==> flow/design.v <==
module s_mem(input logic [7:0] address, input logic clock, input logic [7:0] data,
             input logic wren, output logic [7:0] q);
    logic [7:0] mem [0:255];
    always_ff @(posedge clock) begin
        if (wren) begin
            mem[address] <= data;
            q <= data;
        end
        else q <= mem[address];
    end
endmodule
module init(input logic clk, input logic rst_n,
            input logic en, output logic rdy,
            output logic [7:0] addr, output logic [7:0] wrdata, output logic wren);
    logic high;
    logic [7:0] i;
    enum {WAIT,EXEC,DONE} state;
    always_ff @(posedge clk)begin
        if(rst_n == 0) begin
            state <= WAIT;
            high <= 0;
        end
        else unique case(state)
            WAIT:begin
                i <= 0;
                if(en) high <= 1;
                if(!en&& high)begin 
                    high <= 0;
                    state <= EXEC;
                end
            end
            EXEC:begin
                if(i<=255) begin
                    if(addr<255) state<= EXEC;
                    else state <= DONE;
                    i <= i+1;
                end
            end
            DONE:begin
                state <= WAIT;
                i<=0;
            end
        endcase 
    end
    always_comb begin
        wrdata = 0;
        addr = 0;
        rdy = 1;
        wren = 0;
        case(state)
            WAIT: begin
                wrdata = 0;
                addr = 0;
                if(!en&& high) rdy = 0;
                else rdy = 1;
                wren = 0;
            end
            EXEC:begin
                wrdata = i;
                addr = i;
                rdy = 0;
                if(en == 0)
                    wren = 1;
                else wren = 0;
            end
            DONE: begin
                wrdata = 0;
                addr = 0;
                rdy = 0;
                wren = 0;
            end
        endcase
    end
endmodule
module ksa(input logic clk, input logic rst_n,
           input logic en, output logic rdy,
           input logic [23:0] key,
           output logic [7:0] addr, input logic [7:0] rddata, output logic [7:0] wrdata, output logic wren);
    logic high;
    logic [7:0] i,j,si,sj,key0,key1,key2,temp_si;
    logic [3:0] what;
    enum {WAIT,RDSi,RDSj,WRSi,WRSj} state;
    always_ff @(posedge clk)begin
        if(rst_n == 0) begin
            state <= WAIT;
            high <= 0;
        end
        else unique case(state)
            WAIT:begin
                i <= 0;
                j <= 0;
                si <=0;
                sj <=0;
                if(en) high <= 1;
                if(!en && high)begin 
                    high <= 0;
                    state <= RDSi;
                end
            end
            RDSi:begin
                state <= RDSj;
            end
            RDSj:begin
                si <= rddata;
                case (i % 3)
                    0: j <= (j + temp_si + key[23:16]) % 256;  
                    1: j <= (j + temp_si + key[15:8]) % 256;   
                    2: j <= (j + temp_si + key[7:0]) % 256;   
                endcase
                state <= WRSj;
            end
            WRSj:begin 
                sj<=rddata;
                state <= WRSi;
            end
            WRSi:begin
                if(i<255) begin
                    state <= RDSi;
                    i <= i+1;
                end
                else state <= WAIT;
            end
        endcase 
    end
    always_comb begin
        temp_si = 0;
        wrdata = 0;
        addr = 0;
        rdy = 0;
        wren = 0;
        case(state)
            WAIT:begin
                wrdata = 0;
                addr = 0;
                rdy = 1;
                wren = 0;
            end
            RDSi:begin
                wrdata = 0;
                addr = i;
                rdy = 0;
                wren = 0;
            end
            RDSj:begin
                temp_si =rddata;
                wrdata = 0;
                case (i % 3)
                    0: addr = (j + temp_si + key[23:16]) % 256;  
                    1: addr = (j + temp_si + key[15:8]) % 256;   
                    2: addr = (j + temp_si + key[7:0]) % 256;   
                endcase
                rdy = 0;
                wren = 0;
            end
            WRSj:begin
                wrdata = si;
                addr = j;
                rdy = 0;
                wren = 1;
            end
            WRSi:begin
                wrdata = sj;
                addr = i;
                rdy = 0;
                wren = 1;
            end
        endcase
    end
endmodule
module prga(input logic clk, input logic rst_n,
            input logic en, output logic rdy,
            input logic [23:0] key,
            output logic [7:0] s_addr, input logic [7:0] s_rddata, output logic [7:0] s_wrdata, output logic s_wren,
            output logic [7:0] ct_addr, input logic [7:0] ct_rddata,
            output logic [7:0] pt_addr, input logic [7:0] pt_rddata, output logic [7:0] pt_wrdata, output logic pt_wren);
    logic high;
    logic [7:0] pad [255:0];
    logic [7:0] i,j,k,si,sj,msg_len,ctk,temp_si;
    logic [3:0] what;
    enum {WAIT,RDSi,RDSj,WRSi,WRSj,SETj,GETSj,MSG_LEN,GET_LEN,PADk,RDPADk, 
    PT_LEN,RDCTk, GETCTk, WRPTk} state;
    always_ff @(posedge clk)begin
        if(rst_n == 0) begin
            state <= WAIT;
            high <= 0;
        end
        else unique case(state)
            WAIT:begin
                i <= 0;
                j <= 0;
                k <= 1;
                si <=0;
                sj <=0;
                pad[i] <= 8'h0;
                if(en) high <= 1;
                if(!en && high)begin 
                    high <= 0;
                    state <= MSG_LEN;
                end
            end
            MSG_LEN:begin
                state <= GET_LEN;
            end
            GET_LEN:begin
                msg_len <= ct_rddata;
                state <=RDSi;
            end
            RDSi:begin
                if(msg_len != 0) begin 
                    i <= (i+1) % 256;
                end
                state <=SETj;
            end
            SETj:begin
                si <= s_rddata;
                j <= (j + temp_si) % 256; 
                state <= RDSj;
            end
            RDSj:begin
                state <= GETSj;
            end
            GETSj:begin
                sj<=s_rddata;
                state <= WRSj;
            end
            WRSj:begin 
                state <= WRSi;
            end
            WRSi:begin
                state <= RDPADk;
            end
            RDPADk:begin
                state <= PADk;
            end
            PADk:begin
                pad[k] <= s_rddata;
                if(k<msg_len) begin
                    state <= RDSi;
                    k <= k + 1;
                end
                else begin
                    state <= PT_LEN;
                    k<=1;
                end
            end
            PT_LEN:begin
               if(msg_len == 0) state <= WAIT;
               else state <= RDCTk;
            end
            RDCTk:begin
                state <= GETCTk;
            end
            GETCTk:begin
                ctk <= ct_rddata;
                state <= WRPTk;
            end
            WRPTk:begin
                if(k<msg_len) begin
                    state <= RDCTk;
                    k <= k + 1;
                end
                else state <= WAIT;
            end
        endcase 
    end
    always_comb begin
        s_wrdata = 8'b0;
        s_addr = 8'b0;
        s_wren = 1'b0;
        ct_addr = 8'b0;
        pt_wrdata = 8'b0;
        pt_addr = 8'b0;
        pt_wren = 1'b0;
        rdy = 1'b0;
        temp_si = 0;
        case(state)
            WAIT:begin
                s_wrdata = 0;
                s_addr = 0;
                rdy = 1;
                s_wren = 0;
            end
            MSG_LEN:begin
                ct_addr = i;
                rdy = 0;
            end
            GET_LEN:begin
                ct_addr = i;
                rdy = 0;
            end
            RDSi:begin
                s_wrdata = 0;
                s_addr = (i+1) % 256;
                rdy = 0;
                s_wren = 0;
            end
            SETj:begin
                temp_si = s_rddata;
                s_wrdata = 0;
                s_addr = i;
                rdy = 0;
                s_wren = 0;
            end
            RDSj:begin
                s_wrdata = 0;
                s_addr = j;
                rdy = 0;
                s_wren = 0;
            end
            GETSj:begin
                s_wrdata = 0;
                s_addr = j;
                rdy = 0;
                s_wren = 0;
            end
            WRSj:begin
                s_wrdata = si;
                s_addr = j;
                rdy = 0;
                s_wren = 1;
            end
            WRSi:begin
                s_wrdata = sj;
                s_addr = i;
                rdy = 0;
                s_wren = 1;
            end
            RDPADk:begin
                s_wrdata = 0;
                s_addr = (sj+si) % 256;
                rdy = 0;
                s_wren = 0;
            end
            PADk:begin
                s_wrdata = 0;
                s_addr = (sj+si) % 256;
                rdy = 0;
                s_wren = 0;
            end
            PT_LEN:begin
                pt_wrdata = msg_len;
                pt_addr = 0;
                rdy = 0;
                pt_wren = 1;
            end
            RDCTk:begin
                ct_addr = k;
                rdy = 0;
            end
            GETCTk:begin
                ct_addr = k;
                rdy = 0;
            end
            WRPTk:begin
                pt_wrdata = pad[k] ^ ctk; 
                pt_addr = k;
                rdy = 0;
                pt_wren = 1;
            end
        endcase
    end
endmodule
module arc4(input logic clk, input logic rst_n,
            input logic en, output logic rdy,
            input logic [23:0] key,
            output logic [7:0] ct_addr, input logic [7:0] ct_rddata,
            output logic [7:0] pt_addr, input logic [7:0] pt_rddata, output logic [7:0] pt_wrdata, output logic pt_wren);
    logic[7:0] ADDR,WRDATA,Q,ksaADDR,ksaWRDATA,initADDR,initWRDATA,
    prgaADDR,prgaWRDATA;
    logic WREN,ksaWREN,initWREN,initEN,ksaEN,ksaRDY,initRDY,
    prgaEN,prgaRDY,prgaWREN;
    logic high,startflag,initflag,ksaflag,prgaflag;
    enum {WAIT,EXEC,DONE} state;
    always_ff @(posedge clk)begin
        if(rst_n == 0) begin
            state <= WAIT;
            high <= 0; startflag <= 0; initflag <= 0; ksaflag <= 0; prgaflag <= 0;
            initEN <= 0; ksaEN <= 0; prgaEN <= 0;
        end
        else unique case(state)
            WAIT:begin
                if(en) high <= 1;
                if(!en&& high)begin 
                    high <= 0;
                    state <= EXEC;
                    startflag<=1;
                end
            end
            EXEC:begin
                if(startflag) begin 
                    initEN <= 1;
                    startflag <=0;
                end                   
                else initEN <= 0;
                if(!initRDY) initflag <= 1;
                if(initflag && initRDY) begin 
                    initflag <= 0;
                    ksaEN <=1;
                end
                else ksaEN <= 0;
                if(!ksaRDY) ksaflag <= 1;
                if(ksaflag && ksaRDY) begin 
                    ksaflag <= 0;
                    prgaEN <=1;
                end
                else prgaEN <= 0;
                if(!prgaRDY) prgaflag <= 1;
                if(prgaflag && prgaRDY) begin 
                    prgaflag <= 0;
                    state <= WAIT;
                end
                else state <= EXEC;
            end
        endcase 
    end
    always_comb begin
        case(state)
            WAIT: rdy = 1;
            EXEC: rdy = 0;
            default: rdy = 1;
        endcase
    end
    assign WREN = (initRDY & ksaRDY) ? prgaWREN:(initRDY ? ksaWREN : initWREN);
    assign ADDR = (initRDY & ksaRDY) ? prgaADDR:(initRDY ? ksaADDR : initADDR);
    assign WRDATA = (initRDY & ksaRDY) ? prgaWRDATA:(initRDY ? ksaWRDATA : initWRDATA);
    s_mem s(.address(ADDR), .clock(clk), .data(WRDATA), .wren(WREN), .q(Q));
    init i(.clk(clk), .rst_n(rst_n), .en(initEN), .rdy(initRDY),
        .addr(initADDR),.wrdata(initWRDATA),.wren(initWREN));
    ksa k(.clk(clk),.rst_n(rst_n),
        .en(ksaEN), .rdy(ksaRDY),
        .key(key), .addr(ksaADDR), .rddata(Q), .wrdata(ksaWRDATA), .wren(ksaWREN));
    prga p(.clk(clk), .rst_n(rst_n), .en(prgaEN), .rdy(prgaRDY),.key(key),.s_addr(prgaADDR),.s_rddata(Q),
    .s_wrdata(prgaWRDATA),.s_wren(prgaWREN),.ct_addr(ct_addr), .ct_rddata(ct_rddata), .pt_addr(pt_addr), .pt_rddata(pt_rddata), 
    .pt_wrdata(pt_wrdata), .pt_wren(pt_wren));
endmodule
# == Tool chain data of arc4 ==
# What the tools print for arc4, step after step.
# Line numbers count from 1 in the design file above.
# Library cell names are shortened.
# Not given: --
# setup
top,arc4
clock_port,clk
library,sky130hd
lib_corner,tt_025C_1v80

# == Word-level counts ==
# Yosys after proc, flatten, opt, wreduce and memory -nomap, before mapping. Print and check cells are not counted. Equal cells are merged and count once.
# Memory sizes are those after Yosys's memory passes, which may raise the word count (mostly to a power of two), join words into wider ones and drop unused or constant bits.
# bits
output_inout_bits,26
register_bits,235
inputBits,43
word_cells,249
clocked_rd_ports_x_width,16
n_memories,2
ram_bits,4096
# mem_list
memory,size,width,read_ports,write_ports,line,rtl
p.pad,256,8,1,1,177,logic [7:0] pad [255:0];
s.mem,256,8,1,1,3,logic [7:0] mem [0:255];
# op_classes
muxes,94
n_reduce_logical,70
n_div,1
compare,4
n_logic,2
equal,35
addsub,14
# op_table
operator,count
32-bit parallel mux with 15-bit select,1
32-bit by 4-bit == test with 1-bit output with constant B,7
8-bit parallel mux with 2-bit select,13
32-bit by 2-bit == test with 1-bit output with constant B,6
8-bit 2-to-1 mux,24
32-bit by 1-bit == test with 1-bit output with constant B,5
32-bit by 3-bit == test with 1-bit output with constant B,5
32-bit logical NOT,5
32-bit parallel mux with 5-bit select,1
32-bit 2-to-1 mux,5
32-bit parallel mux with 3-bit select,1
8-bit parallel mux with 3-bit select,4
8-bit adder,10
8-bit by 2-bit modulo with 32-bit output with constant B,1
32-bit parallel mux with 2-bit select,1
1-bit 2-to-1 mux,35
2-bit AND reduction,16
8-bit by 1-bit adder with 8-bit output with constant B,4
8-bit parallel mux with 4-bit select,1
14-bit OR reduction,2
2-bit nonzero test,12
2-bit OR reduction,10
3-bit AND reduction,6
8-bit < comparator with constant B,2
15-bit nonzero test,1
2-bit by 1-bit != test with 1-bit output with constant B,7
4-bit 2-to-1 mux,3
2-bit != test with constant B,4
# Not listed: further kinds 15, cells in them 28.

# == Depth ==
# Longest topological path by Yosys (ltp), each cell counted once; first at word level (registers and memories cut), then after technology mapping (sequential cells cut; the memories' decode and read muxes count).
# depth
depth_word,7
ABC_AREA,0
depth_mapped,40
depth_no_buf,35

# == Synthesis result ==
# Yosys stat after the flow's synthesis: flattened, memories mapped to cells. It holds for the ABC_AREA given above (unset counts as 0); a run with the other value may have another netlist.
# The area totals of this step are shown rounded.
# synth_totals
buf_cells,475
seqArea_um2,126900
mapped_cells,7595
synth_area_um2,168500
flip_flops,4244
# by_type
cell_type,count,area_total_um2
edfxtp_1,4192,1.26E+05
mux4_2,1356,3.05E+04
nor2_1,319,1.2E+03
nor3_1,231,1.16E+03
clkbuf_1,289,1084.79
dfxtp_1,52,1.04E+03
ha_1,58,725.696
and2_1,99,619.344
nand2_1,156,585.562
buf_1,121,454.186
xnor2_1,47,411.645
a21oi_1,55,275.264
nor4_1,39,243.984
o21ai_0,44,220.211
xor2_1,25,218.96
nand2b_1,32,200.192
a21o_1,26,195.187
a22oi_1,26,195.187
# Not listed: further types 74, cells in them 428.
# The figures by module come from a second, unflattened synthesis with its own total; it is not the netlist above.
# hier_totals
hier_cells,8622
area_unflattened_um2,169400
# Rows give one instance, submodules left out.
# by_module
module,area_um2,n_cells,mod_seq_area_um2,instances
prga,84360,4279,63660,1
s_mem,79560,3733,61660,1
ksa,4080,443,1081,1
arc4,725.7,96,200.2,1
init,691.9,71,320.3,1

# == Path before layout ==
# Path of least setup slack by OpenSTA after synthesis, without wires, with an ideal clock, recovery checks aside; 20% of the period is set as input and as output delay. Where synthesis merged equal registers, the netlist keeps one of their names.
# synth_timing
path_kind,reg-to-reg
startpoint,register i.state
endpoint,memory s.mem[0][3]
required_ps,10370
delay_ps,10111
t_first_pin_ps,0
setup_time_ps,1630
t_arrival_ps,8481
driving_pins,7
clock_period_ps,12000
path_slack_ps,1889
path_buffers,2
period_less_setup_slack_ps,10111
# "delay_ps" is the arrival time less input delay plus setup time.
# "driving_pins": output pins that drive a net of the path, with the launching flip-flop's if there is one; two outputs of one cell count as two.
# "period_less_setup_slack_ps" = period - worst setup slack (recovery checks aside). The figure is calculated, with input and output delays left at 20% of the set period.
# Where an end lacks its bit number, it is one bit of the signal, or one of the new flip-flops if synthesis recoded a state register.
# A register here has more assigning lines than the two given.
# synth_between
path_cell_list,dfxtp_1 > or2_2 > clkbuf_1 > o21ai_1 > and2_1 > clkbuf_1 > a22oi_1
# synth_rtl
element,line,rtl
"start, declared",17,"enum {WAIT,EXEC,DONE} state;"
"start, assigned",20,state <= WAIT;
"start, assigned",29,state <= EXEC;
"end, declared",3,logic [7:0] mem [0:255];
# No chain of elaborated cells between the ends is given.

# == Timing after layout ==
# From the final timing report of job 1: the path of least setup slack in the routed layout; clock arrival at registers is part of the times.
# The path's times are printed in steps of 10 ps; the period is the one set.
# layout_timing
path_kind,reg-to-reg
startpoint,register k.i[6]
endpoint,memory s.mem[125][0]
setup_time_ps,280
clock_period_ps,9480
required_ps,10140
t_arrival_ps,9660
path_slack_ps,480
path_buffers,7
driving_pins,43
t_first_pin_ps,920
# The rows between start and end are the longest chain of elaborated cells between them; the timing report does not say that the signal goes this way. Where chains are equally long, one stands for them.
# A line is the first line of the expression or statement that the cell stems from. Yosys adds cells for indexed reads and writes and turns some case tables into memories.
# layout_between
path_cell_list,edfxtp_1 > ha_1 > buf_4 > and2b_1 > o2111ai_1 > a21oi_1 > a32o_1 > a21oi_2 > inv_1 > ha_1 > a211oi_2 > mux2_1 > o311ai_2 > xnor2_1 > inv_2 > ha_1 > nor3_1 > o211ai_1 > [... 7 more ...] > nand2_1 > buf_12 > ha_1 > fa_1 > a21o_1 > a21o_1 > a21oi_1 > nor2_1 > nor2_1 > xnor2_1 > nand2_1 > o211ai_4 > and2_1 > buf_12 > nand2_1 > buf_4 > nor4_2 > buf_4
elab_chain_len,7
cells_between,9
cone_classes,div: 1; eq/ne: 2; mux: 5; reduce/logical: 1
# layout_rtl
element,line,rtl
"start, declared",80,"logic [7:0] i,j,si,sj,key0,key1,key2,temp_si;"
"start, assigned",90,i <= 0;
"start, assigned",119,i <= i+1;
8-bit by 2-bit modulo with 32-bit output,147,case (i % 3)
32-bit by 2-bit == test with 1-bit output,147,
8-bit parallel mux with 3-bit select,147,
8-bit parallel mux with 3-bit select,131,case(state)
8-bit 2-to-1 mux x2,424,assign ADDR = (initRDY & ksaRDY) ? prgaADDR:(initRDY ? ksaADDR : initADDR);
8-bit 2-to-1 mux,5,if (wren) begin
"end, declared",3,logic [7:0] mem [0:255];

# arc4 through Yosys and OpenROAD on sky130hd: 3 stored runs, unordered, with their settings and measured results. The constraints put input and output delay at 20% of the set period each and load the outputs with 0.01 pF.
# "achievedPeriod_ps" = clock period - worst setup slack. The figure is calculated, with input and output delays left at 20% of the set period.
# "worstPathTime_ps": the worst setup path's part of the clock period (all of it between registers, 20% less for each end at a port) less its slack. A launch clock that arrives late makes it longer, a capture clock that arrives late makes it shorter.
# "final_power_w" is the tool's figure for a default switching activity; nothing was simulated.
# "worstPathTime_ps" is known to 10 ps.
# The results are shown rounded.
# A setting shown as -- is not set for that run.
stored run,CAP_MARGIN,CELL_PAD_IN_SITES_DETAIL_PLACEMENT,CELL_PAD_IN_SITES_GLOBAL_PLACEMENT,CORE_ASPECT_RATIO,CORE_MARGIN,CORE_UTILIZATION,CTS_CLUSTER_DIAMETER,GPL_ROUTABILITY_DRIVEN,MAX_ROUTING_LAYER,MIN_ROUTING_LAYER,PLACE_DENSITY_LB_ADDON,TNS_END_PERCENT,period_ns,SLEW_MARGIN,PLACE_DENSITY,synth_area_um2,die_area_um2,stdcell_area_um2,finish.utilization_frac,timing.setup.ws_ps,setupTns_ps,worst_hold_slack_ps,final_power_w,achievedPeriod_ps,worstPathTime_ps,critical_path_type
job 1,35,0,0,0.67,5,15,370,1,met4,met1,0.25,40,9.48,20,--,168500,1145000,208500,0.186,485,0,428,0.0385,8995,9000,reg-to-reg
job 2,20,--,--,--,2,30,--,--,--,--,--,--,10.8,20,0.5,168500,567700,195400,0.349,648,0,459,0.03361,10152,10150,reg-to-reg
job 3,20,--,--,--,2,30,--,--,--,--,--,--,11.0,20,0.5,168500,567700,195100,0.348,832,0,453,0.03275,10168,10170,reg-to-reg
